==> flow/design.v <==
module fixed_point_alu (
    input clk,
    input rst,
    input [1:0] op,           
    input signed [15:0] a,    
    input signed [15:0] b,    
    output reg signed [23:0] out,   
    output reg overflow       
);
    localparam Q8_MAX_POS = 16'sh7FFF;    
    localparam Q8_MAX_NEG = 16'sh8000;    
    localparam Q16_MAX_POS = 24'sh7FFFFF;  
    localparam Q16_MAX_NEG = 24'sh800000;  
    reg signed [31:0] mul_result;   
    reg signed [23:0] add_sub_result;
    always @(posedge clk or posedge rst) begin
        if (rst) begin
            out <= 0;
            overflow <= 0;
        end else begin
            case (op)
                2'b00: begin
                    add_sub_result = a + b;
                    if ((a > 0 && b > 0 && add_sub_result < 0) || 
                        (a < 0 && b < 0 && add_sub_result > 0)) begin
                        overflow <= 1;
                        out <= (a[15] == 1) ? Q16_MAX_NEG : Q16_MAX_POS;
                    end else begin
                        overflow <= 0;
                        out <= { {8{add_sub_result[15]}}, add_sub_result };  
                    end
                end
                2'b01: begin
                    add_sub_result = a - b;
                    if ((a > 0 && b < 0 && add_sub_result < 0) || 
                        (a < 0 && b > 0 && add_sub_result > 0)) begin
                        overflow <= 1;
                        out <= (a[15] == 1) ? Q16_MAX_NEG : Q16_MAX_POS;
                    end else begin
                        overflow <= 0;
                        out <= { {8{add_sub_result[15]}}, add_sub_result };  
                    end
                end
               2'b10: begin
    mul_result = a * b;   
    if ($signed(mul_result[31:8]) > $signed(Q16_MAX_POS)) begin
        overflow <= 1;
        out <= Q16_MAX_POS;
    end else if ($signed(mul_result[31:8]) < $signed(Q16_MAX_NEG)) begin
        overflow <= 1;
        out <= Q16_MAX_NEG;
    end else begin
        overflow <= 0;
        out <= mul_result[31:8];   
    end
end
                2'b11: begin
                    if (b == 0) begin   
                        overflow <= 1;
                        out <= (a[15] == 1) ? Q16_MAX_NEG : Q16_MAX_POS;
                    end else begin
                        out <= (a << 8) / b;
                        overflow <= 0;
                    end
                end
                default: begin
                    out <= 0;
                    overflow <= 0;
                end
            endcase
        end
    end
endmodule
From RTL to reports: fixed_point_alu

What the tools print for fixed_point_alu, step after step.
Line numbers count from 1 in the design file above.
Operators: Yosys type, input widths -> output width; for muxes data width and select width s.
Cell names lack the library's common part.
Not given: n/a

Top module: fixed_point_alu
Clock: clk
Cell library: sky130hd
Library corner: tt_025C_1v80

Word-level counts

Yosys after proc, flatten, opt, wreduce and memory -nomap, before mapping. Enables and synchronous resets that opt folds into registers are not counted as muxes. Memory bits, and registers merged into a memory's read port (data or address), are not among the register bits. Print and check cells are not counted. Equal cells are merged and count once.

Add/subtract/negate cells: 2
$mul: 1
Divide/modulo/power cells: 1
$lt $le $gt $ge: 10
Eq/ne operators: 3
Multiplexer cells: 13
Reductions and logical operators: 12

Operator list:

| kind                 | count |
| $mul 16x16->32       | 1 |
| $div 24x16->24       | 1 |
| $mux 24              | 6 |
| $pmux 24 s4          | 1 |
| $gt 17x1->1 const B  | 2 |
| $lt 17x1->1 const B  | 2 |
| $gt 16x1->1 const B  | 2 |
| $lt 16x1->1 const B  | 2 |
| $gt 24x24->1 const B | 1 |
| $lt 24x24->1 const B | 1 |
| $add 16x16->17       | 1 |
| $sub 16x16->17       | 1 |
| $logic_not 16->1     | 1 |
| $logic_and 1x1->1    | 8 |
| $mux 1               | 5 |
| $eq 2x2->1 const B   | 2 |
| $pmux 1 s4           | 1 |
| $logic_or 1x1->1     | 2 |
| $eq 2x1->1 const B   | 1 |
| $logic_not 2->1      | 1 |

Bits in registers: 25
Output and inout port bits: 25
Elaborated cells: 44

Logic depth

Depth = most cells in a row (Yosys ltp): at word level without a register or memory, in the mapped netlist without a sequential cell, where the memories' decode and read muxes count.

Depth after elaboration: 6
ABC_AREA: 0
Depth in mapped cells: 253

Synthesis result

Source: synth_stat.txt of the flow (Yosys; design flattened, memories mapped). It holds for the ABC_AREA given above (unset counts as 0); a run with the other value may have another netlist.
The area totals of this step are shown rounded.

Cell types:

| type     | count |
| fa_1     | 264 |
| ha_1     | 407 |
| xnor2_1  | 195 |
| nand2_1  | 436 |
| inv_1    | 393 |
| nor2_1   | 331 |
| a21oi_1  | 241 |
| o21ai_0  | 194 |
| a21o_1   | 117 |
| xor2_1   | 83 |
| o21a_1   | 86 |
| dfrtp_1  | 25 |
| nor3_1   | 94 |
| and2_1   | 73 |
| nand3_1  | 86 |
| clkbuf_1 | 111 |
| mux2_2   | 34 |
| o211ai_1 | 47 |

Other cell types: 89; their cells: 814.

Mapped cells: 4031
Mapped area: 30200 um^2
Area of sequential cells: 626 um^2
Flip-flops: 25
Buffer cells: 155

Worst setup path after synthesis

Path of least setup slack by OpenSTA after synthesis, without wires, with an ideal clock, recovery checks aside; 20% of the period is set as input and as output delay. Where synthesis merged equal registers, the netlist keeps one of their names.

Path kind: input-to-reg
Start: in b[0]
End: reg out[18]
Clock period: 60000 ps
Data arrival time: 61386 ps
Slack: -1509 ps
Path delay: 49509 ps
Stages: 228
Buffers on the path: 33
Synthesis period reached: 61509 ps

"path delay" = arrival - input delay + setup time.
"stages" counts driving pins, that of a launching flip-flop among them; a cell with two outputs on the path counts twice.
"synthesis period reached" is the clock period less the worst setup slack; recovery checks do not enter. This is arithmetic on one report: input and output delays are still those of the set period (20% each).
A register here has more assigning lines than the two given.

Cells stage by stage: buf_2 > clkinv_1 > clkbuf_1 > ha_1 > clkbuf_1 > nor3b_2 > nor2_1 > xnor2_1 > o2111ai_1 > or3_1 > clkbuf_1 > mux2i_2 > ha_1 > o21a_1 > or2_2 > and2_1 > nand2_1 > mux2i_1 > (+192 left out) > nor2_1 > a21o_1 > ha_1 > a21o_1 > a21o_1 > a21o_1 > a21o_1 > a21oi_1 > o211ai_1 > a211o_1 > nor2_1 > ha_1 > and3_1 > clkbuf_1 > a41oi_1 > xor2_1 > o21ai_0 > nand2_1
Elaborated cells between the ends (all ways): 29

RTL lines, path post-synthesis:

| item               | RTL line | source |
| start: declaration | 6        | `input signed [15:0] b,` |
| end: assignment    | 27       | `out <= (a[15] == 1) ? Q16_MAX_NEG : Q16_MAX_POS;` |
| end: assignment    | 30       | `out <= { {8{add_sub_result[15]}}, add_sub_result };` |
| end: declaration   | 7        | `output reg signed [23:0] out,` |

Chain of elaborated cells between the ends: none given.

Worst path after layout

Path of least setup slack in the final report of run 1 (OpenROAD, finished layout, wires in). Where an end is a register, its clock arrival counts in the times.
The path's times are printed in steps of 10 ps; the period is the one set.

Path kind: input-to-reg
Start: in b[1]
End: reg out[3]
Clock period: 75000 ps
Data arrival time: 71550 ps
Slack: 3550 ps
Stages: 208
Buffers on the path: 8

A register here has more assigning lines than the two given.

Cells stage by stage: clkdlybuf4s50_1 > buf_4 > inv_1 > ha_1 > nor3b_2 > nor2_1 > xnor2_2 > buf_4 > o2111ai_1 > or3_1 > mux2i_2 > ha_1 > o21a_1 > or2_2 > and2_1 > nand2_1 > mux2i_1 > ha_1 > (+172 left out) > a22oi_1 > clkinvlp_4 > nand2_1 > o221ai_1 > ha_1 > a21o_1 > a21o_1 > a21oi_1 > nor2b_1 > o21ai_0 > o211ai_1 > a211o_1 > nor3_1 > buf_4 > a21oi_1 > xnor2_1 > o21ai_0 > nand4_1
Elaborated cells between the ends (all ways): 29

RTL lines, path after layout:

| item               | RTL line | source |
| start: declaration | 6        | `input signed [15:0] b,` |
| end: assignment    | 27       | `out <= (a[15] == 1) ? Q16_MAX_NEG : Q16_MAX_POS;` |
| end: assignment    | 30       | `out <= { {8{add_sub_result[15]}}, add_sub_result };` |
| end: declaration   | 7        | `output reg signed [23:0] out,` |

Chain of elaborated cells between the ends: none given.

Ticket comment

Record of 2 stored runs of the RTL-to-layout flow on fixed_point_alu, platform sky130hd. The runs are unordered. Constraints: input delay and output delay 20% of the set period each, output load 0.01 pF.
"period achieved" = clock period - worst setup slack. The figure is calculated, with input and output delays left at 20% of the set period.
By "critical setup path time" is meant the share of the clock period that the worst setup path is allowed (20% is reserved at inputs, 20% at outputs), minus its slack. Clock arrival times at its registers enter into it.
"critical setup path time" is known to 10 ps.
Measured values are rounded.

## Run 1

==> flow/run.sh <==
#!/bin/bash
# the make line also repeats the synthesis and layout settings of config.mk as NAME=value (left out here)
make -C /OpenROAD-flow-scripts/flow DESIGN_CONFIG=/design/flow/config.mk WORK_HOME=/design/flow/orfs CLKGATE_MAP_FILE= finish
==> flow/config.mk <==
export PLATFORM = sky130hd
export DESIGN_NAME = fixed_point_alu
export DESIGN_NICKNAME = fixed_point_alu
export VERILOG_FILES = /design/flow/design.v
export SDC_FILE = /design/flow/constraint.sdc
export NUM_CORES = 4
export LEC_CHECK = 0
export CAP_MARGIN = 20
export CORE_MARGIN = 2
export CORE_UTILIZATION = 40
export SLEW_MARGIN = 20
==> flow/constraint.sdc <==
create_clock -name core_clock -period 75.0 [get_ports {clk}]
set_input_delay 15.0000 -clock core_clock [delete_from_list [all_inputs] [get_ports {clk}]]
set_output_delay 15.0000 -clock core_clock [all_outputs]
set_load 0.01 [all_outputs]

| result of run 1 | value |
|---|---|
| die size | 77700 um^2 |
| mapped cell area after synthesis | 30200 um^2 |
| utilization | 43.4 % |
| smallest setup slack | 3550 ps |
| critical setup path time | 56450 ps |
| kind of the worst setup path | input-to-reg |
| period achieved | 71447 ps |
| standard-cell area of the final layout | 32400 um^2 |
| final setup TNS | 0 ps |

## Run 2

==> flow/run.sh <==
#!/bin/bash
# the make line also repeats the synthesis and layout settings of config.mk as NAME=value (left out here)
make -C /OpenROAD-flow-scripts/flow DESIGN_CONFIG=/design/flow/config.mk WORK_HOME=/design/flow/orfs CLKGATE_MAP_FILE= finish
==> flow/config.mk <==
export PLATFORM = sky130hd
export DESIGN_NAME = fixed_point_alu
export DESIGN_NICKNAME = fixed_point_alu
export VERILOG_FILES = /design/flow/design.v
export SDC_FILE = /design/flow/constraint.sdc
export NUM_CORES = 4
export LEC_CHECK = 0
export CAP_MARGIN = 15
export CELL_PAD_IN_SITES_GLOBAL_PLACEMENT = 1
export CORE_MARGIN = 8
export CORE_UTILIZATION = 66
export PLACE_DENSITY_LB_ADDON = 0.21
export SLEW_MARGIN = 20
export TNS_END_PERCENT = 100
==> flow/constraint.sdc <==
create_clock -name core_clock -period 72.1 [get_ports {clk}]
set_input_delay 14.4200 -clock core_clock [delete_from_list [all_inputs] [get_ports {clk}]]
set_output_delay 14.4200 -clock core_clock [all_outputs]
set_load 0.01 [all_outputs]

Run 2: no final report: placement broke off with FLW-0024
